==> flow/design.v <==
`timescale 1ns / 1ps
module convolution_stage2 (
          in1,
          in2,
          in3,
          in4,
          in5,
          in6,
          in7,
          in8,
          clk,
          rst,
          start,
          conv_out
  );
input [99:0] in1, in2, in3, in4, in5, in6, in7, in8;
input         clk, rst, start;
output reg [7:0] conv_out;
wire  [3:0]  in1_1, in1_2, in1_3, in1_4, in1_5, in1_6, in1_7, in1_8, in1_9, in1_10, in1_11, in1_12, in1_13;
wire [3:0]   in1_14, in1_15, in1_16, in1_17, in1_18, in1_19, in1_20, in1_21, in1_22, in1_23, in1_24, in1_25;
wire  [3:0]  in2_1, in2_2, in2_3, in2_4, in2_5, in2_6, in2_7, in2_8, in2_9, in2_10, in2_11, in2_12, in2_13;
wire [3:0]   in2_14, in2_15, in2_16, in2_17, in2_18, in2_19, in2_20, in2_21, in2_22, in2_23, in2_24, in2_25;
wire  [3:0]  in3_1, in3_2, in3_3, in3_4, in3_5, in3_6, in3_7, in3_8, in3_9, in3_10, in3_11, in3_12, in3_13;
wire [3:0]   in3_14, in3_15, in3_16, in3_17, in3_18, in3_19, in3_20, in3_21, in3_22, in3_23, in3_24, in3_25;
wire  [3:0]  in4_1, in4_2, in4_3, in4_4, in4_5, in4_6, in4_7, in4_8, in4_9, in4_10, in4_11, in4_12, in4_13;
wire [3:0]   in4_14, in4_15, in4_16, in4_17, in4_18, in4_19, in4_20, in4_21, in4_22, in4_23, in4_24, in4_25;
wire  [3:0]  in5_1, in5_2, in5_3, in5_4, in5_5, in5_6, in5_7, in5_8, in5_9, in5_10, in5_11, in5_12, in5_13;
wire [3:0]   in5_14, in5_15, in5_16, in5_17, in5_18, in5_19, in5_20, in5_21, in5_22, in5_23, in5_24, in5_25;
wire  [3:0]  in6_1, in6_2, in6_3, in6_4, in6_5, in6_6, in6_7, in6_8, in6_9, in6_10, in6_11, in6_12, in6_13;
wire [3:0]   in6_14, in6_15, in6_16, in6_17, in6_18, in6_19, in6_20, in6_21, in6_22, in6_23, in6_24, in6_25;
wire  [3:0]  in7_1, in7_2, in7_3, in7_4, in7_5, in7_6, in7_7, in7_8, in7_9, in7_10, in7_11, in7_12, in7_13;
wire [3:0]   in7_14, in7_15, in7_16, in7_17, in7_18, in7_19, in7_20, in7_21, in7_22, in7_23, in7_24, in7_25;
wire  [3:0]  in8_1, in8_2, in8_3, in8_4, in8_5, in8_6, in8_7, in8_8, in8_9, in8_10, in8_11, in8_12, in8_13;
wire [3:0]   in8_14, in8_15, in8_16, in8_17, in8_18, in8_19, in8_20, in8_21, in8_22, in8_23, in8_24, in8_25;
wire [8:0]   sum1, sum2, sum3, sum4;
wire  [7:0]  mul1_1, mul1_2, mul1_3, mul1_4, mul1_5, mul1_6, mul1_7, mul1_8, mul1_9, mul1_10, mul1_11, mul1_12, mul1_13;
wire [7:0]   mul1_14, mul1_15, mul1_16, mul1_17, mul1_18, mul1_19, mul1_20, mul1_21, mul1_22, mul1_23, mul1_24, mul1_25;
wire  [7:0]  mul2_1, mul2_2, mul2_3, mul2_4, mul2_5, mul2_6, mul2_7, mul2_8, mul2_9, mul2_10, mul2_11, mul2_12, mul2_13;
wire [7:0]   mul2_14, mul2_15, mul2_16, mul2_17, mul2_18, mul2_19, mul2_20, mul2_21, mul2_22, mul2_23, mul2_24, mul2_25;
wire  [7:0]  mul3_1, mul3_2, mul3_3, mul3_4, mul3_5, mul3_6, mul3_7, mul3_8, mul3_9, mul3_10, mul3_11, mul3_12, mul3_13;
wire [7:0]   mul3_14, mul3_15, mul3_16, mul3_17, mul3_18, mul3_19, mul3_20, mul3_21, mul3_22, mul3_23, mul3_24, mul3_25;
wire  [7:0]  mul4_1, mul4_2, mul4_3, mul4_4, mul4_5, mul4_6, mul4_7, mul4_8, mul4_9, mul4_10, mul4_11, mul4_12, mul4_13;
wire [7:0]   mul4_14, mul4_15, mul4_16, mul4_17, mul4_18, mul4_19, mul4_20, mul4_21, mul4_22, mul4_23, mul4_24, mul4_25;
wire [8:0]   temp_out;
always @ ( posedge clk ) begin
  if (rst) begin
  conv_out  <=  0;
  end
  else
    begin
      conv_out <= temp_out[7:0];
    end
end
assign in1_1 	= (start) ? in1[99:96]   	: 4'h0;
assign in1_2 	= (start) ? in1[95:92]   	: 4'h0;
assign in1_3 	= (start) ? in1[91:88]   	: 4'h0;
assign in1_4 	= (start) ? in1[87:84]   	: 4'h0;
assign in1_5 	= (start) ? in1[83:80]   	: 4'h0;
assign in1_6 	= (start) ? in1[79:76]   	: 4'h0;
assign in1_7 	= (start) ? in1[75:72]   	: 4'h0;
assign in1_8 	= (start) ? in1[71:68]   	: 4'h0;
assign in1_9 	= (start) ? in1[67:64]   	: 4'h0;
assign in1_10 	= (start) ? in1[63:60]  	: 4'h0;
assign in1_11 	= (start) ? in1[59:56]  	: 4'h0;
assign in1_12 	= (start) ? in1[55:52]  	: 4'h0;
assign in1_13 	= (start) ? in1[51:48]  	: 4'h0;
assign in1_14	= (start) ? in1[47:44]  	: 4'h0;
assign in1_15 	= (start) ? in1[43:40]  	: 4'h0;
assign in1_16 	= (start) ? in1[39:36]  	: 4'h0;
assign in1_17 	= (start) ? in1[35:32]  	: 4'h0;
assign in1_18 	= (start) ? in1[31:28]  	: 4'h0;
assign in1_19 	= (start) ? in1[27:24]  	: 4'h0;
assign in1_20 	= (start) ? in1[23:20]  	: 4'h0;
assign in1_21 	= (start) ? in1[19:16]  	: 4'h0;
assign in1_22 	= (start) ? in1[15:12]  	: 4'h0;
assign in1_23 	= (start) ? in1[11:8]   	: 4'h0;
assign in1_24 	= (start) ? in1[7:4]    	: 4'h0;
assign in1_25 	= (start) ? in1[3:0]   		: 4'h0;
assign in2_1 	= (start) ? in2[99:96]   	: 4'h0;
assign in2_2 	= (start) ? in2[95:92]   	: 4'h0;
assign in2_3 	= (start) ? in2[91:88]   	: 4'h0;
assign in2_4 	= (start) ? in2[87:84]   	: 4'h0;
assign in2_5 	= (start) ? in2[83:80]   	: 4'h0;
assign in2_6 	= (start) ? in2[79:76]   	: 4'h0;
assign in2_7 	= (start) ? in2[75:72]   	: 4'h0;
assign in2_8 	= (start) ? in2[71:68]   	: 4'h0;
assign in2_9 	= (start) ? in2[67:64]   	: 4'h0;
assign in2_10 	= (start) ? in2[63:60]  	: 4'h0;
assign in2_11 	= (start) ? in2[59:56]  	: 4'h0;
assign in2_12 	= (start) ? in2[55:52]  	: 4'h0;
assign in2_13 	= (start) ? in2[51:48]  	: 4'h0;
assign in2_14	= (start) ? in2[47:44]  	: 4'h0;
assign in2_15 	= (start) ? in2[43:40]  	: 4'h0;
assign in2_16 	= (start) ? in2[39:36]  	: 4'h0;
assign in2_17 	= (start) ? in2[35:32]  	: 4'h0;
assign in2_18 	= (start) ? in2[31:28]  	: 4'h0;
assign in2_19 	= (start) ? in2[27:24]  	: 4'h0;
assign in2_20 	= (start) ? in2[23:20]  	: 4'h0;
assign in2_21 	= (start) ? in2[19:16]  	: 4'h0;
assign in2_22 	= (start) ? in2[15:12]  	: 4'h0;
assign in2_23 	= (start) ? in2[11:8]   	: 4'h0;
assign in2_24 	= (start) ? in2[7:4]    	: 4'h0;
assign in2_25 	= (start) ? in2[3:0]   		: 4'h0;
assign in3_1 	= (start) ? in3[99:96]   	: 4'h0;
assign in3_2 	= (start) ? in3[95:92]   	: 4'h0;
assign in3_3 	= (start) ? in3[91:88]   	: 4'h0;
assign in3_4 	= (start) ? in3[87:84]   	: 4'h0;
assign in3_5 	= (start) ? in3[83:80]   	: 4'h0;
assign in3_6 	= (start) ? in3[79:76]   	: 4'h0;
assign in3_7 	= (start) ? in3[75:72]   	: 4'h0;
assign in3_8 	= (start) ? in3[71:68]   	: 4'h0;
assign in3_9 	= (start) ? in3[67:64]   	: 4'h0;
assign in3_10 	= (start) ? in3[63:60]  	: 4'h0;
assign in3_11 	= (start) ? in3[59:56]  	: 4'h0;
assign in3_12 	= (start) ? in3[55:52]  	: 4'h0;
assign in3_13 	= (start) ? in3[51:48]  	: 4'h0;
assign in3_14	= (start) ? in3[47:44]  	: 4'h0;
assign in3_15 	= (start) ? in3[43:40]  	: 4'h0;
assign in3_16 	= (start) ? in3[39:36]  	: 4'h0;
assign in3_17 	= (start) ? in3[35:32]  	: 4'h0;
assign in3_18 	= (start) ? in3[31:28]  	: 4'h0;
assign in3_19 	= (start) ? in3[27:24]  	: 4'h0;
assign in3_20 	= (start) ? in3[23:20]  	: 4'h0;
assign in3_21 	= (start) ? in3[19:16]  	: 4'h0;
assign in3_22 	= (start) ? in3[15:12]  	: 4'h0;
assign in3_23 	= (start) ? in3[11:8]   	: 4'h0;
assign in3_24 	= (start) ? in3[7:4]    	: 4'h0;
assign in3_25 	= (start) ? in3[3:0]   		: 4'h0;
assign in4_1 	= (start) ? in4[99:96]   	: 4'h0;
assign in4_2 	= (start) ? in4[95:92]   	: 4'h0;
assign in4_3 	= (start) ? in4[91:88]   	: 4'h0;
assign in4_4 	= (start) ? in4[87:84]   	: 4'h0;
assign in4_5 	= (start) ? in4[83:80]   	: 4'h0;
assign in4_6 	= (start) ? in4[79:76]   	: 4'h0;
assign in4_7 	= (start) ? in4[75:72]   	: 4'h0;
assign in4_8 	= (start) ? in4[71:68]   	: 4'h0;
assign in4_9 	= (start) ? in4[67:64]   	: 4'h0;
assign in4_10 	= (start) ? in4[63:60]  	: 4'h0;
assign in4_11 	= (start) ? in4[59:56]  	: 4'h0;
assign in4_12 	= (start) ? in4[55:52]  	: 4'h0;
assign in4_13 	= (start) ? in4[51:48]  	: 4'h0;
assign in4_14	= (start) ? in4[47:44]  	: 4'h0;
assign in4_15 	= (start) ? in4[43:40]  	: 4'h0;
assign in4_16 	= (start) ? in4[39:36]  	: 4'h0;
assign in4_17 	= (start) ? in4[35:32]  	: 4'h0;
assign in4_18 	= (start) ? in4[31:28]  	: 4'h0;
assign in4_19 	= (start) ? in4[27:24]  	: 4'h0;
assign in4_20 	= (start) ? in4[23:20]  	: 4'h0;
assign in4_21 	= (start) ? in4[19:16]  	: 4'h0;
assign in4_22 	= (start) ? in4[15:12]  	: 4'h0;
assign in4_23 	= (start) ? in4[11:8]   	: 4'h0;
assign in4_24 	= (start) ? in4[7:4]    	: 4'h0;
assign in4_25 	= (start) ? in4[3:0]   		: 4'h0;
assign in5_1 	= (start) ? in5[99:96]   	: 4'h0;
assign in5_2 	= (start) ? in5[95:92]   	: 4'h0;
assign in5_3 	= (start) ? in5[91:88]   	: 4'h0;
assign in5_4 	= (start) ? in5[87:84]   	: 4'h0;
assign in5_5 	= (start) ? in5[83:80]   	: 4'h0;
assign in5_6 	= (start) ? in5[79:76]   	: 4'h0;
assign in5_7 	= (start) ? in5[75:72]   	: 4'h0;
assign in5_8 	= (start) ? in5[71:68]   	: 4'h0;
assign in5_9 	= (start) ? in5[67:64]   	: 4'h0;
assign in5_10 	= (start) ? in5[63:60]  	: 4'h0;
assign in5_11 	= (start) ? in5[59:56]  	: 4'h0;
assign in5_12 	= (start) ? in5[55:52]  	: 4'h0;
assign in5_13 	= (start) ? in5[51:48]  	: 4'h0;
assign in5_14	= (start) ? in5[47:44]  	: 4'h0;
assign in5_15 	= (start) ? in5[43:40]  	: 4'h0;
assign in5_16 	= (start) ? in5[39:36]  	: 4'h0;
assign in5_17 	= (start) ? in5[35:32]  	: 4'h0;
assign in5_18 	= (start) ? in5[31:28]  	: 4'h0;
assign in5_19 	= (start) ? in5[27:24]  	: 4'h0;
assign in5_20 	= (start) ? in5[23:20]  	: 4'h0;
assign in5_21 	= (start) ? in5[19:16]  	: 4'h0;
assign in5_22 	= (start) ? in5[15:12]  	: 4'h0;
assign in5_23 	= (start) ? in5[11:8]   	: 4'h0;
assign in5_24 	= (start) ? in5[7:4]    	: 4'h0;
assign in5_25 	= (start) ? in5[3:0]   		: 4'h0;
assign in6_1 	= (start) ? in6[99:96]   	: 4'h0;
assign in6_2 	= (start) ? in6[95:92]   	: 4'h0;
assign in6_3 	= (start) ? in6[91:88]   	: 4'h0;
assign in6_4 	= (start) ? in6[87:84]   	: 4'h0;
assign in6_5 	= (start) ? in6[83:80]   	: 4'h0;
assign in6_6 	= (start) ? in6[79:76]   	: 4'h0;
assign in6_7 	= (start) ? in6[75:72]   	: 4'h0;
assign in6_8 	= (start) ? in6[71:68]   	: 4'h0;
assign in6_9 	= (start) ? in6[67:64]   	: 4'h0;
assign in6_10 	= (start) ? in6[63:60]  	: 4'h0;
assign in6_11 	= (start) ? in6[59:56]  	: 4'h0;
assign in6_12 	= (start) ? in6[55:52]  	: 4'h0;
assign in6_13 	= (start) ? in6[51:48]  	: 4'h0;
assign in6_14	= (start) ? in6[47:44]  	: 4'h0;
assign in6_15 	= (start) ? in6[43:40]  	: 4'h0;
assign in6_16 	= (start) ? in6[39:36]  	: 4'h0;
assign in6_17 	= (start) ? in6[35:32]  	: 4'h0;
assign in6_18 	= (start) ? in6[31:28]  	: 4'h0;
assign in6_19 	= (start) ? in6[27:24]  	: 4'h0;
assign in6_20 	= (start) ? in6[23:20]  	: 4'h0;
assign in6_21 	= (start) ? in6[19:16]  	: 4'h0;
assign in6_22 	= (start) ? in6[15:12]  	: 4'h0;
assign in6_23 	= (start) ? in6[11:8]   	: 4'h0;
assign in6_24 	= (start) ? in6[7:4]    	: 4'h0;
assign in6_25 	= (start) ? in6[3:0]   		: 4'h0;
assign in7_1 	= (start) ? in7[99:96]   	: 4'h0;
assign in7_2 	= (start) ? in7[95:92]   	: 4'h0;
assign in7_3 	= (start) ? in7[91:88]   	: 4'h0;
assign in7_4 	= (start) ? in7[87:84]   	: 4'h0;
assign in7_5 	= (start) ? in7[83:80]   	: 4'h0;
assign in7_6 	= (start) ? in7[79:76]   	: 4'h0;
assign in7_7 	= (start) ? in7[75:72]   	: 4'h0;
assign in7_8 	= (start) ? in7[71:68]   	: 4'h0;
assign in7_9 	= (start) ? in7[67:64]   	: 4'h0;
assign in7_10 	= (start) ? in7[63:60]  	: 4'h0;
assign in7_11 	= (start) ? in7[59:56]  	: 4'h0;
assign in7_12 	= (start) ? in7[55:52]  	: 4'h0;
assign in7_13 	= (start) ? in7[51:48]  	: 4'h0;
assign in7_14	= (start) ? in7[47:44]  	: 4'h0;
assign in7_15 	= (start) ? in7[43:40]  	: 4'h0;
assign in7_16 	= (start) ? in7[39:36]  	: 4'h0;
assign in7_17 	= (start) ? in7[35:32]  	: 4'h0;
assign in7_18 	= (start) ? in7[31:28]  	: 4'h0;
assign in7_19 	= (start) ? in7[27:24]  	: 4'h0;
assign in7_20 	= (start) ? in7[23:20]  	: 4'h0;
assign in7_21 	= (start) ? in7[19:16]  	: 4'h0;
assign in7_22 	= (start) ? in7[15:12]  	: 4'h0;
assign in7_23 	= (start) ? in7[11:8]   	: 4'h0;
assign in7_24 	= (start) ? in7[7:4]    	: 4'h0;
assign in7_25 	= (start) ? in7[3:0]   		: 4'h0;
assign in8_1 	= (start) ? in8[99:96]   	: 4'h0;
assign in8_2 	= (start) ? in8[95:92]   	: 4'h0;
assign in8_3 	= (start) ? in8[91:88]   	: 4'h0;
assign in8_4 	= (start) ? in8[87:84]   	: 4'h0;
assign in8_5 	= (start) ? in8[83:80]   	: 4'h0;
assign in8_6 	= (start) ? in8[79:76]   	: 4'h0;
assign in8_7 	= (start) ? in8[75:72]   	: 4'h0;
assign in8_8 	= (start) ? in8[71:68]   	: 4'h0;
assign in8_9 	= (start) ? in8[67:64]   	: 4'h0;
assign in8_10 	= (start) ? in8[63:60]  	: 4'h0;
assign in8_11 	= (start) ? in8[59:56]  	: 4'h0;
assign in8_12 	= (start) ? in8[55:52]  	: 4'h0;
assign in8_13 	= (start) ? in8[51:48]  	: 4'h0;
assign in8_14	= (start) ? in8[47:44]  	: 4'h0;
assign in8_15 	= (start) ? in8[43:40]  	: 4'h0;
assign in8_16 	= (start) ? in8[39:36]  	: 4'h0;
assign in8_17 	= (start) ? in8[35:32]  	: 4'h0;
assign in8_18 	= (start) ? in8[31:28]  	: 4'h0;
assign in8_19 	= (start) ? in8[27:24]  	: 4'h0;
assign in8_20 	= (start) ? in8[23:20]  	: 4'h0;
assign in8_21 	= (start) ? in8[19:16]  	: 4'h0;
assign in8_22 	= (start) ? in8[15:12]  	: 4'h0;
assign in8_23 	= (start) ? in8[11:8]   	: 4'h0;
assign in8_24 	= (start) ? in8[7:4]    	: 4'h0;
assign in8_25 	= (start) ? in8[3:0]   		: 4'h0;
assign mul1_1 = (start) ? (in1_1 * in5_1) : 8'h00;
assign mul1_2 = (start) ? (in1_2 * in5_2) : 8'h00;
assign mul1_3 = (start) ? (in1_3 * in5_3) : 8'h00;
assign mul1_4 = (start) ? (in1_4 * in5_4) : 8'h00;
assign mul1_5 = (start) ? (in1_5 * in5_5) : 8'h00;
assign mul1_6 = (start) ? (in1_6 * in5_6) : 8'h00;
assign mul1_7 = (start) ? (in1_7 * in5_7) : 8'h00;
assign mul1_8 = (start) ? (in1_8 * in5_8) : 8'h00;
assign mul1_9 = (start) ? (in1_9 * in5_9) : 8'h00;
assign mul1_10 = (start) ? (in1_10 * in5_10) : 8'h00;
assign mul1_11 = (start) ? (in1_11 * in5_11) : 8'h00;
assign mul1_12 = (start) ? (in1_12 * in5_12) : 8'h00;
assign mul1_13 = (start) ? (in1_13 * in5_13) : 8'h00;
assign mul1_14 = (start) ? (in1_14 * in5_14) : 8'h00;
assign mul1_15 = (start) ? (in1_15 * in5_15) : 8'h00;
assign mul1_16 = (start) ? (in1_16 * in5_16) : 8'h00;
assign mul1_17 = (start) ? (in1_17 * in5_17) : 8'h00;
assign mul1_18 = (start) ? (in1_18 * in5_18) : 8'h00;
assign mul1_19 = (start) ? (in1_19 * in5_19) : 8'h00;
assign mul1_20 = (start) ? (in1_20 * in5_20) : 8'h00;
assign mul1_21 = (start) ? (in1_21 * in5_21) : 8'h00;
assign mul1_22 = (start) ? (in1_22 * in5_22) : 8'h00;
assign mul1_23 = (start) ? (in1_23 * in5_23) : 8'h00;
assign mul1_24 = (start) ? (in1_24 * in5_24) : 8'h00;
assign mul1_25 = (start) ? (in1_25 * in5_25) : 8'h00;
assign mul2_1 = (start) ? (in2_1 * in6_1) : 8'h00;
assign mul2_2 = (start) ? (in2_2 * in6_2) : 8'h00;
assign mul2_3 = (start) ? (in2_3 * in6_3) : 8'h00;
assign mul2_4 = (start) ? (in2_4 * in6_4) : 8'h00;
assign mul2_5 = (start) ? (in2_5 * in6_5) : 8'h00;
assign mul2_6 = (start) ? (in2_6 * in6_6) : 8'h00;
assign mul2_7 = (start) ? (in2_7 * in6_7) : 8'h00;
assign mul2_8 = (start) ? (in2_8 * in6_8) : 8'h00;
assign mul2_9 = (start) ? (in2_9 * in6_9) : 8'h00;
assign mul2_10 = (start) ? (in2_10 * in6_10) : 8'h00;
assign mul2_11 = (start) ? (in2_11 * in6_11) : 8'h00;
assign mul2_12 = (start) ? (in2_12 * in6_12) : 8'h00;
assign mul2_13 = (start) ? (in2_13 * in6_13) : 8'h00;
assign mul2_14 = (start) ? (in2_14 * in6_14) : 8'h00;
assign mul2_15 = (start) ? (in2_15 * in6_15) : 8'h00;
assign mul2_16 = (start) ? (in2_16 * in6_16) : 8'h00;
assign mul2_17 = (start) ? (in2_17 * in6_17) : 8'h00;
assign mul2_18 = (start) ? (in2_18 * in6_18) : 8'h00;
assign mul2_19 = (start) ? (in2_19 * in6_19) : 8'h00;
assign mul2_20 = (start) ? (in2_20 * in6_20) : 8'h00;
assign mul2_21 = (start) ? (in2_21 * in6_21) : 8'h00;
assign mul2_22 = (start) ? (in2_22 * in6_22) : 8'h00;
assign mul2_23 = (start) ? (in2_23 * in6_23) : 8'h00;
assign mul2_24 = (start) ? (in2_24 * in6_24) : 8'h00;
assign mul2_25 = (start) ? (in2_25 * in6_25) : 8'h00;
assign mul3_1 = (start) ? (in3_1 * in7_1) : 8'h00;
assign mul3_2 = (start) ? (in3_2 * in7_2) : 8'h00;
assign mul3_3 = (start) ? (in3_3 * in7_3) : 8'h00;
assign mul3_4 = (start) ? (in3_4 * in7_4) : 8'h00;
assign mul3_5 = (start) ? (in3_5 * in7_5) : 8'h00;
assign mul3_6 = (start) ? (in3_6 * in7_6) : 8'h00;
assign mul3_7 = (start) ? (in3_7 * in7_7) : 8'h00;
assign mul3_8 = (start) ? (in3_8 * in7_8) : 8'h00;
assign mul3_9 = (start) ? (in3_9 * in7_9) : 8'h00;
assign mul3_10 = (start) ? (in3_10 * in7_10) : 8'h00;
assign mul3_11 = (start) ? (in3_11 * in7_11) : 8'h00;
assign mul3_12 = (start) ? (in3_12 * in7_12) : 8'h00;
assign mul3_13 = (start) ? (in3_13 * in7_13) : 8'h00;
assign mul3_14 = (start) ? (in3_14 * in7_14) : 8'h00;
assign mul3_15 = (start) ? (in3_15 * in7_15) : 8'h00;
assign mul3_16 = (start) ? (in3_16 * in7_16) : 8'h00;
assign mul3_17 = (start) ? (in3_17 * in7_17) : 8'h00;
assign mul3_18 = (start) ? (in3_18 * in7_18) : 8'h00;
assign mul3_19 = (start) ? (in3_19 * in7_19) : 8'h00;
assign mul3_20 = (start) ? (in3_20 * in7_20) : 8'h00;
assign mul3_21 = (start) ? (in3_21 * in7_21) : 8'h00;
assign mul3_22 = (start) ? (in3_22 * in7_22) : 8'h00;
assign mul3_23 = (start) ? (in3_23 * in7_23) : 8'h00;
assign mul3_24 = (start) ? (in3_24 * in7_24) : 8'h00;
assign mul3_25 = (start) ? (in3_25 * in7_25) : 8'h00;
assign mul4_1 = (start) ? (in4_1 * in8_1) : 8'h00;
assign mul4_2 = (start) ? (in4_2 * in8_2) : 8'h00;
assign mul4_3 = (start) ? (in4_3 * in8_3) : 8'h00;
assign mul4_4 = (start) ? (in4_4 * in8_4) : 8'h00;
assign mul4_5 = (start) ? (in4_5 * in8_5) : 8'h00;
assign mul4_6 = (start) ? (in4_6 * in8_6) : 8'h00;
assign mul4_7 = (start) ? (in4_7 * in8_7) : 8'h00;
assign mul4_8 = (start) ? (in4_8 * in8_8) : 8'h00;
assign mul4_9 = (start) ? (in4_9 * in8_9) : 8'h00;
assign mul4_10 = (start) ? (in4_10 * in8_10) : 8'h00;
assign mul4_11 = (start) ? (in4_11 * in8_11) : 8'h00;
assign mul4_12 = (start) ? (in4_12 * in8_12) : 8'h00;
assign mul4_13 = (start) ? (in4_13 * in8_13) : 8'h00;
assign mul4_14 = (start) ? (in4_14 * in8_14) : 8'h00;
assign mul4_15 = (start) ? (in4_15 * in8_15) : 8'h00;
assign mul4_16 = (start) ? (in4_16 * in8_16) : 8'h00;
assign mul4_17 = (start) ? (in4_17 * in8_17) : 8'h00;
assign mul4_18 = (start) ? (in4_18 * in8_18) : 8'h00;
assign mul4_19 = (start) ? (in4_19 * in8_19) : 8'h00;
assign mul4_20 = (start) ? (in4_20 * in8_20) : 8'h00;
assign mul4_21 = (start) ? (in4_21 * in8_21) : 8'h00;
assign mul4_22 = (start) ? (in4_22 * in8_22) : 8'h00;
assign mul4_23 = (start) ? (in4_23 * in8_23) : 8'h00;
assign mul4_24 = (start) ? (in4_24 * in8_24) : 8'h00;
assign mul4_25 = (start) ? (in4_25 * in8_25) : 8'h00;
assign sum1 = mul1_1 + mul1_2 + mul1_3 + mul1_4 + mul1_5 + mul1_6 + mul1_7 + mul1_8 + mul1_9 + mul1_10 + mul1_11 + mul1_12 + mul1_13 + mul1_14 +
              mul1_15 + mul1_16 + mul1_17 + mul1_18 + mul1_19 + mul1_20 + mul1_21 + mul1_22 + mul1_23 + mul1_24 + mul1_25;
assign sum2 = mul2_1 + mul2_2 + mul2_3 + mul2_4 + mul2_5 + mul2_6 + mul2_7 + mul2_8 + mul2_9 + mul2_10 + mul2_11 + mul2_12 + mul2_13 + mul2_14 +
              mul2_15 + mul2_16 + mul2_17 + mul2_18 + mul2_19 + mul2_20 + mul2_21 + mul2_22 + mul2_23 + mul2_24 + mul2_25;
assign sum3 = mul3_1 + mul3_2 + mul3_3 + mul3_4 + mul3_5 + mul3_6 + mul3_7 + mul3_8 + mul3_9 + mul3_10 + mul3_11 + mul3_12 + mul3_13 + mul3_14 +
              mul3_15 + mul3_16 + mul3_17 + mul3_18 + mul3_19 + mul3_20 + mul3_21 + mul3_22 + mul3_23 + mul3_24 + mul3_25;
assign sum4 = mul4_1 + mul4_2 + mul4_3 + mul4_4 + mul4_5 + mul4_6 + mul4_7 + mul4_8 + mul4_9 + mul4_10 + mul4_11 + mul4_12 + mul4_13 + mul4_14 +
              mul4_15 + mul4_16 + mul4_17 + mul4_18 + mul4_19 + mul4_20 + mul4_21 + mul4_22 + mul4_23 + mul4_24 + mul4_25;
assign temp_out = sum1  + sum2 + sum3  + sum4;
endmodule  
# Reports on convolution_stage2
# Each step is given for the RTL above and for the edited RTL.
# "before" refers to lines of the RTL above, "after" to lines of the edited file.
# "delta": "after" minus "before" as printed here.
# A cell with -- has no value.
[inputs]
design = "convolution_stage2"
clock_port = "clk"
lib = "sky130hd"
corner = "tt_025C_1v80"

# Edit of the RTL
# The edit as a unified diff against the file above.
# A script made this edit. It changes what the design does and was not meant as an optimisation.
# begin of diff
@@ -353,5 +353,5 @@
 assign mul4_25 = (start) ? (in4_25 * in8_25) : 8'h00;
 assign sum1 = mul1_1 + mul1_2 + mul1_3 + mul1_4 + mul1_5 + mul1_6 + mul1_7 + mul1_8 + mul1_9 + mul1_10 + mul1_11 + mul1_12 + mul1_13 + mul1_14 +
-              mul1_15 + mul1_16 + mul1_17 + mul1_18 + mul1_19 + mul1_20 + mul1_21 + mul1_22 + mul1_23 + mul1_24 + mul1_25;
+              mul1_15 + mul1_16 + mul1_17 + mul1_18 + mul1_19 + mul1_20 + mul1_21 - mul1_22 + mul1_23 + mul1_24 + mul1_25;
 assign sum2 = mul2_1 + mul2_2 + mul2_3 + mul2_4 + mul2_5 + mul2_6 + mul2_7 + mul2_8 + mul2_9 + mul2_10 + mul2_11 + mul2_12 + mul2_13 + mul2_14 +
               mul2_15 + mul2_16 + mul2_17 + mul2_18 + mul2_19 + mul2_20 + mul2_21 + mul2_22 + mul2_23 + mul2_24 + mul2_25;
# end of diff

# Word-level counts
# Yosys after proc, flatten, opt, wreduce and memory -nomap, before mapping. Enables and synchronous resets that opt folds into registers are not counted as muxes. Memory bits, and registers merged into a memory's read port (data or address), are not among the register bits. Print and check cells are not counted. Equal cells are merged and count once.
[word_totals]
columns = ["element", "before", "after", "delta"]
rows = [
  ["mem_count", 0, 0, 0],
  ["inputBits", 803, 803, 0],
  ["mem_bits_ro", 0, 0, 0],
  ["latch_bits", 0, 0, 0],
  ["clocked_rd_ports_x_width", 0, 0, 0],
  ["word_cells", 500, 500, 0],
  ["register_bits", 8, 8, 0],
  ["ramBits", 0, 0, 0],
]
[op_classes]
columns = ["element", "before", "after", "delta"]
rows = [
  ["bitwise", 0, 0, 0],
  ["equal", 0, 0, 0],
  ["n_shift", 0, 0, 0],
  ["n_addsub", 99, 99, 0],
  ["mux", 300, 300, 0],
  ["n_mul", 100, 100, 0],
  ["div", 0, 0, 0],
  ["reduce_and_logical", 0, 0, 0],
  ["cmp", 0, 0, 0],
]
[ops]
columns = ["operator", "before", "after", "delta"]
rows = [
  ["adder 8 bit", 99, 98, -1],
  ["subtractor 8 bit", 0, 1, 1],
]
# Unchanged operator kinds not shown: 3.

# Depth
# Depth = most cells in a row (Yosys ltp): at word level without a register or memory, in the mapped netlist without a sequential cell, where the memories' decode and read muxes count.
[depth]
columns = ["element", "before", "after", "delta"]
rows = [
  ["depth_word", 30, 30, 0],
  ["abc_area", "0", "0", "--"],
  ["mapped_depth", 44, 42, -2],
  ["depth_no_buf", 41, 38, -3],
]

# After synthesis
# Source: synth_stat.txt of the flow (Yosys; design flattened, memories mapped). It holds for the ABC_AREA given above (unset counts as 0); a run with the other value may have another netlist.
[mapped]
columns = ["element", "before", "after", "delta"]
rows = [
  ["buffers", 244, 245, 1],
  ["seqArea_um2", 160.2, 160.2, 0.0],
  ["cell_count", 7243, 6888, -355],
  ["flip_flops", 8, 8, 0],
  ["yosys_area_um2", 62821.5, 61738.0, -1083.5],
]
[types]
columns = ["cell_type", "before", "after", "delta"]
rows = [
  ["sky130_fd_sc_hd__inv_1", 1245, 867, -378],
  ["sky130_fd_sc_hd__and2_1", 89, 234, 145],
  ["sky130_fd_sc_hd__nor2_1", 202, 92, -110],
  ["sky130_fd_sc_hd__nand3_1", 510, 461, -49],
  ["sky130_fd_sc_hd__and3_1", 1092, 1140, 48],
  ["sky130_fd_sc_hd__xnor2_1", 386, 415, 29],
  ["sky130_fd_sc_hd__nand2_1", 351, 377, 26],
  ["sky130_fd_sc_hd__nand2b_1", 28, 3, -25],
  ["sky130_fd_sc_hd__xor2_1", 154, 133, -21],
  ["sky130_fd_sc_hd__a21o_1", 184, 164, -20],
  ["sky130_fd_sc_hd__o21ai_0", 66, 76, 10],
  ["sky130_fd_sc_hd__a211oi_1", 21, 31, 10],
  ["sky130_fd_sc_hd__xnor3_1", 17, 10, -7],
  ["sky130_fd_sc_hd__o21bai_1", 55, 60, 5],
  ["sky130_fd_sc_hd__nor3_1", 5, 0, -5],
  ["sky130_fd_sc_hd__clkbuf_1", 239, 243, 4],
  ["sky130_fd_sc_hd__a211o_1", 11, 7, -4],
  ["sky130_fd_sc_hd__o211ai_1", 11, 7, -4],
]
# Unchanged cell types not shown: 3.
# The list need not be complete.

# Timing after synthesis
# Path of least setup slack by OpenSTA after synthesis, without wires, with an ideal clock, recovery checks aside; 20% of the period is set as input and as output delay. Where synthesis merged equal registers, the netlist keeps one of their names.
[synth_path]
columns = ["element", "before", "after", "delta"]
rows = [
  ["path_kind", "input to register", "input to register", "--"],
  ["from", "input start", "input start", "--"],
  ["to", "register conv_out[7]", "register conv_out[7]", "--"],
  ["input_delay_ns", 2.800, 2.800, 0.000],
  ["launch_ns", 2.800, 2.800, 0.000],
  ["setup_ns", 0.070, 0.066, -0.004],
  ["stages", 41, 42, 1],
  ["clock_period_ns", 14.0, 14.0, 0.0],
  ["delay_ns", 10.517, 10.618, 0.101],
  ["setup_slack_ns", 0.683, 0.581, -0.102],
  ["t_arrival_ns", 13.247, 13.352, 0.105],
  ["period_less_setup_slack_ns", 13.317, 13.419, 0.102],
]
# "delay_ns" is the arrival time less input delay plus setup time.
# "stages": output pins that drive a net of the path, with the launching flip-flop's if there is one; two outputs of one cell count as two.
# "period_less_setup_slack_ns" is the clock period less the worst setup slack; recovery checks do not enter. This is arithmetic on one report: input and output delays are still those of the set period (20% each).
# The rows between start and end are the longest chain of elaborated cells between them; the timing report does not say that the signal goes this way. Where chains are equally long, one stands for them.
# A line is the first line of the expression or statement that the cell stems from. Yosys adds cells for indexed reads and writes and turns some case tables into memories.
[synth_via_before]
path_cell_list = "sky130_fd_sc_hd__clkbuf_1 sky130_fd_sc_hd__clkbuf_1 sky130_fd_sc_hd__clkbuf_1 sky130_fd_sc_hd__clkbuf_1 sky130_fd_sc_hd__nand3_1 sky130_fd_sc_hd__fa_1 sky130_fd_sc_hd__fa_1 sky130_fd_sc_hd__inv_1 sky130_fd_sc_hd__fa_1 sky130_fd_sc_hd__a21o_1 sky130_fd_sc_hd__a21oi_1 sky130_fd_sc_hd__xor2_1 sky130_fd_sc_hd__nor2_1 sky130_fd_sc_hd__fa_1 sky130_fd_sc_hd__inv_1 sky130_fd_sc_hd__fa_1 sky130_fd_sc_hd__inv_1 sky130_fd_sc_hd__fa_1 [... 5 more ...] sky130_fd_sc_hd__inv_1 sky130_fd_sc_hd__fa_1 sky130_fd_sc_hd__inv_1 sky130_fd_sc_hd__fa_1 sky130_fd_sc_hd__fa_1 sky130_fd_sc_hd__fa_1 sky130_fd_sc_hd__inv_1 sky130_fd_sc_hd__fa_1 sky130_fd_sc_hd__xnor2_1 sky130_fd_sc_hd__xnor2_1 sky130_fd_sc_hd__xnor2_1 sky130_fd_sc_hd__xnor2_1 sky130_fd_sc_hd__xnor2_1 sky130_fd_sc_hd__xnor2_1 sky130_fd_sc_hd__xnor2_1 sky130_fd_sc_hd__and3_2 sky130_fd_sc_hd__a211o_1 sky130_fd_sc_hd__a21oi_1"
elab_chain_cells = 30
cone_cells = 499
lines_between = 305
[synth_rtl_before]
columns = ["element", "line_no", "text"]
rows = [
  ["from (decl)", 17, "input         clk, rst, start;"],
  ["two-way mux 4 bit", 54, "assign in1_1 = (start) ? in1[99:96] : 4'h0;"],
  ["multiplier 4 x 4 -> 8 bit", 254, "assign mul1_1 = (start) ? (in1_1 * in5_1) : 8'h00;"],
  ["two-way mux 8 bit", 254, ""],
  ["adder 8 bit x24", 354, "assign sum1 = mul1_1 + mul1_2 + mul1_3 + mul1_4 + mul1_5 + mul1_6 + mul1_7 + mul1_8 + mul1_9 + mul1_10 + mul1_ ..."],
  ["adder 8 bit x3", 362, "assign temp_out = sum1  + sum2 + sum3  + sum4;"],
  ["to (assign)", 47, "conv_out  <=  0;"],
  ["to (assign)", 51, "conv_out <= temp_out[7:0];"],
  ["to (decl)", 18, "output reg [7:0] conv_out;"],
]
[synth_via_after]
path_cell_list = "sky130_fd_sc_hd__clkbuf_1 sky130_fd_sc_hd__clkbuf_1 sky130_fd_sc_hd__clkbuf_1 sky130_fd_sc_hd__clkbuf_1 sky130_fd_sc_hd__nand3_1 sky130_fd_sc_hd__fa_1 sky130_fd_sc_hd__inv_1 sky130_fd_sc_hd__fa_1 sky130_fd_sc_hd__ha_1 sky130_fd_sc_hd__a21o_1 sky130_fd_sc_hd__a21oi_1 sky130_fd_sc_hd__xnor2_1 sky130_fd_sc_hd__and2_1 sky130_fd_sc_hd__fa_1 sky130_fd_sc_hd__inv_1 sky130_fd_sc_hd__fa_1 sky130_fd_sc_hd__inv_1 sky130_fd_sc_hd__fa_1 [... 6 more ...] sky130_fd_sc_hd__inv_1 sky130_fd_sc_hd__fa_1 sky130_fd_sc_hd__fa_1 sky130_fd_sc_hd__fa_1 sky130_fd_sc_hd__fa_1 sky130_fd_sc_hd__inv_1 sky130_fd_sc_hd__fa_1 sky130_fd_sc_hd__inv_1 sky130_fd_sc_hd__ha_1 sky130_fd_sc_hd__a21o_1 sky130_fd_sc_hd__a21oi_1 sky130_fd_sc_hd__xnor2_1 sky130_fd_sc_hd__xnor2_1 sky130_fd_sc_hd__xnor2_1 sky130_fd_sc_hd__xnor2_1 sky130_fd_sc_hd__xnor2_1 sky130_fd_sc_hd__nand3_1 sky130_fd_sc_hd__a21oi_2"
elab_chain_cells = 30
cone_cells = 499
lines_between = 305
[synth_rtl_after]
columns = ["element", "line_no", "text"]
rows = [
  ["from (decl)", 17, "input         clk, rst, start;"],
  ["two-way mux 4 bit", 54, "assign in1_1 = (start) ? in1[99:96] : 4'h0;"],
  ["multiplier 4 x 4 -> 8 bit", 254, "assign mul1_1 = (start) ? (in1_1 * in5_1) : 8'h00;"],
  ["two-way mux 8 bit", 254, ""],
  ["adder 8 bit x20", 354, "assign sum1 = mul1_1 + mul1_2 + mul1_3 + mul1_4 + mul1_5 + mul1_6 + mul1_7 + mul1_8 + mul1_9 + mul1_10 + mul1_ ..."],
  ["subtractor 8 bit", 354, ""],
  ["adder 8 bit x3", 354, ""],
  ["adder 8 bit x3", 362, "assign temp_out = sum1  + sum2 + sum3  + sum4;"],
  ["to (assign)", 47, "conv_out  <=  0;"],
  ["to (assign)", 51, "conv_out <= temp_out[7:0];"],
  ["to (decl)", 18, "output reg [7:0] conv_out;"],
]

# Path in the finished layout
# Path of least setup slack in the final report of the runs of set A (OpenROAD, finished layout, wires in). Where an end is a register, its clock arrival counts in the times.
[layout_path]
columns = ["element", "before", "after", "delta"]
rows = [
  ["path_kind", "input to register", "input to register", "--"],
  ["from", "input start", "input start", "--"],
  ["to", "register conv_out[7]", "register conv_out[7]", "--"],
  ["t_arrival_ns", 13.29, 13.33, 0.04],
  ["launch_ns", 2.70, 2.70, 0.00],
  ["setup_slack_ns", 0.39, 0.33, -0.06],
  ["stages", 38, 37, -1],
  ["setup_ns", 0.07, 0.07, 0.00],
  ["input_delay_ns", 2.70, 2.70, 0.00],
  ["clock_period_ns", 13.5, 13.5, 0.0],
]
# The rows between start and end are the longest chain of elaborated cells between them; the timing report does not say that the signal goes this way. Where chains are equally long, one stands for them.
[layout_via_before]
path_cell_list = "sky130_fd_sc_hd__buf_16 sky130_fd_sc_hd__buf_12 sky130_fd_sc_hd__buf_12 sky130_fd_sc_hd__nand3_1 sky130_fd_sc_hd__fa_1 sky130_fd_sc_hd__fa_1 sky130_fd_sc_hd__inv_1 sky130_fd_sc_hd__fa_1 sky130_fd_sc_hd__a21o_1 sky130_fd_sc_hd__a21oi_1 sky130_fd_sc_hd__xor2_1 sky130_fd_sc_hd__nor2_1 sky130_fd_sc_hd__fa_1 sky130_fd_sc_hd__inv_1 sky130_fd_sc_hd__fa_1 sky130_fd_sc_hd__fa_1 sky130_fd_sc_hd__fa_1 sky130_fd_sc_hd__inv_1 [... 2 more ...] sky130_fd_sc_hd__fa_1 sky130_fd_sc_hd__inv_1 sky130_fd_sc_hd__fa_1 sky130_fd_sc_hd__fa_1 sky130_fd_sc_hd__fa_1 sky130_fd_sc_hd__fa_1 sky130_fd_sc_hd__inv_1 sky130_fd_sc_hd__fa_1 sky130_fd_sc_hd__xnor2_1 sky130_fd_sc_hd__xnor2_1 sky130_fd_sc_hd__xnor2_1 sky130_fd_sc_hd__xnor2_1 sky130_fd_sc_hd__xnor2_1 sky130_fd_sc_hd__xnor2_1 sky130_fd_sc_hd__xnor2_1 sky130_fd_sc_hd__and3_2 sky130_fd_sc_hd__a211o_1 sky130_fd_sc_hd__a21oi_1"
elab_chain_cells = 30
cone_cells = 499
lines_between = 305
[layout_rtl_before]
columns = ["element", "line_no", "text"]
rows = [
  ["from (decl)", 17, "input         clk, rst, start;"],
  ["two-way mux 4 bit", 54, "assign in1_1 = (start) ? in1[99:96] : 4'h0;"],
  ["multiplier 4 x 4 -> 8 bit", 254, "assign mul1_1 = (start) ? (in1_1 * in5_1) : 8'h00;"],
  ["two-way mux 8 bit", 254, ""],
  ["adder 8 bit x24", 354, "assign sum1 = mul1_1 + mul1_2 + mul1_3 + mul1_4 + mul1_5 + mul1_6 + mul1_7 + mul1_8 + mul1_9 + mul1_10 + mul1_ ..."],
  ["adder 8 bit x3", 362, "assign temp_out = sum1  + sum2 + sum3  + sum4;"],
  ["to (assign)", 47, "conv_out  <=  0;"],
  ["to (assign)", 51, "conv_out <= temp_out[7:0];"],
  ["to (decl)", 18, "output reg [7:0] conv_out;"],
]
[layout_via_after]
path_cell_list = "sky130_fd_sc_hd__buf_16 sky130_fd_sc_hd__buf_12 sky130_fd_sc_hd__buf_16 sky130_fd_sc_hd__buf_12 sky130_fd_sc_hd__buf_4 sky130_fd_sc_hd__nand3_1 sky130_fd_sc_hd__fa_1 sky130_fd_sc_hd__inv_1 sky130_fd_sc_hd__fa_1 sky130_fd_sc_hd__fa_1 sky130_fd_sc_hd__xor2_1 sky130_fd_sc_hd__and2_1 sky130_fd_sc_hd__fa_1 sky130_fd_sc_hd__inv_1 sky130_fd_sc_hd__fa_1 sky130_fd_sc_hd__inv_1 sky130_fd_sc_hd__fa_1 sky130_fd_sc_hd__fa_2 sky130_fd_sc_hd__fa_2 sky130_fd_sc_hd__fa_1 sky130_fd_sc_hd__fa_2 sky130_fd_sc_hd__fa_1 sky130_fd_sc_hd__fa_1 sky130_fd_sc_hd__fa_1 sky130_fd_sc_hd__inv_1 sky130_fd_sc_hd__fa_1 sky130_fd_sc_hd__inv_1 sky130_fd_sc_hd__fa_2 sky130_fd_sc_hd__a21o_1 sky130_fd_sc_hd__a21oi_2 sky130_fd_sc_hd__xnor2_1 sky130_fd_sc_hd__xnor2_1 sky130_fd_sc_hd__xnor2_1 sky130_fd_sc_hd__xnor2_1 sky130_fd_sc_hd__xnor2_1 sky130_fd_sc_hd__a21o_1 sky130_fd_sc_hd__a21oi_2"
elab_chain_cells = 30
cone_cells = 499
lines_between = 305
[layout_rtl_after]
columns = ["element", "line_no", "text"]
rows = [
  ["from (decl)", 17, "input         clk, rst, start;"],
  ["two-way mux 4 bit", 54, "assign in1_1 = (start) ? in1[99:96] : 4'h0;"],
  ["multiplier 4 x 4 -> 8 bit", 254, "assign mul1_1 = (start) ? (in1_1 * in5_1) : 8'h00;"],
  ["two-way mux 8 bit", 254, ""],
  ["adder 8 bit x20", 354, "assign sum1 = mul1_1 + mul1_2 + mul1_3 + mul1_4 + mul1_5 + mul1_6 + mul1_7 + mul1_8 + mul1_9 + mul1_10 + mul1_ ..."],
  ["subtractor 8 bit", 354, ""],
  ["adder 8 bit x3", 354, ""],
  ["adder 8 bit x3", 362, "assign temp_out = sum1  + sum2 + sum3  + sum4;"],
  ["to (assign)", 47, "conv_out  <=  0;"],
  ["to (assign)", 51, "conv_out <= temp_out[7:0];"],
  ["to (decl)", 18, "output reg [7:0] conv_out;"],
]

# Layout results
# Runs of the flow (Yosys, OpenROAD) on both versions; the two runs of a pair have the same settings. The constraints put input and output delay at 20% of the set period each and load the outputs with 0.01 pF.
[flow_settings_set_A]
period_ns = 13.5
CAP_MARGIN = 20
CORE_MARGIN = 2
CORE_UTILIZATION = 40
SLEW_MARGIN = 20
[results_set_A]
columns = ["element", "before", "after", "delta"]
rows = [
  ["fin_util_pct", 47.9, 49.0, 1.1],
  ["fin_ws_ns", 0.391, 0.330, -0.061],
  ["timing.achieved_period_ns", 13.109, 13.170, 0.061],
  ["holdWs_ns", 3.241, 3.281, 0.040],
  ["cell_area_final_um2", 74710.4, 75259.7, 549.3],
  ["setup_tns_ns", 0.000, 0.000, 0.000],
  ["yosys.chip_area_um2", 62821.5, 61738.0, -1083.5],
  ["design.die.area_um2", 160240.0, 157502.0, -2738.0],
]
[flow_settings_set_B]
ABC_AREA = 1
CELL_PAD_IN_SITES_DETAIL_PLACEMENT = 1
CORE_ASPECT_RATIO = 1.17
CORE_MARGIN = 4
CORE_UTILIZATION = 52
CTS_CLUSTER_SIZE = 86
HOLD_SLACK_MARGIN = 0.07
MAX_ROUTING_LAYER = "met4"
PLACE_DENSITY_LB_ADDON = 0.07
SETUP_SLACK_MARGIN = 0.13
SLEW_MARGIN = 20
TNS_END_PERCENT = 90
period_ns = 22.0
CAP_MARGIN = 20
[results_set_B]
columns = ["element", "before", "after", "delta"]
rows = [
  ["fin_util_pct", 60.4, 60.2, -0.2],
  ["fin_ws_ns", 4.932, 5.305, 0.373],
  ["timing.achieved_period_ns", 17.068, 16.695, -0.373],
  ["holdWs_ns", 4.992, 4.890, -0.102],
  ["cell_area_final_um2", 76470.8, 75037.0, -1433.8],
  ["setup_tns_ns", 0.000, 0.000, 0.000],
  ["yosys.chip_area_um2", 66557.6, 65148.7, -1408.9],
  ["design.die.area_um2", 133801.0, 131032.0, -2769.0],
]
# "timing.achieved_period_ns" means the clock period less the worst setup slack. The figure is calculated, with input and output delays left at 20% of the set period.
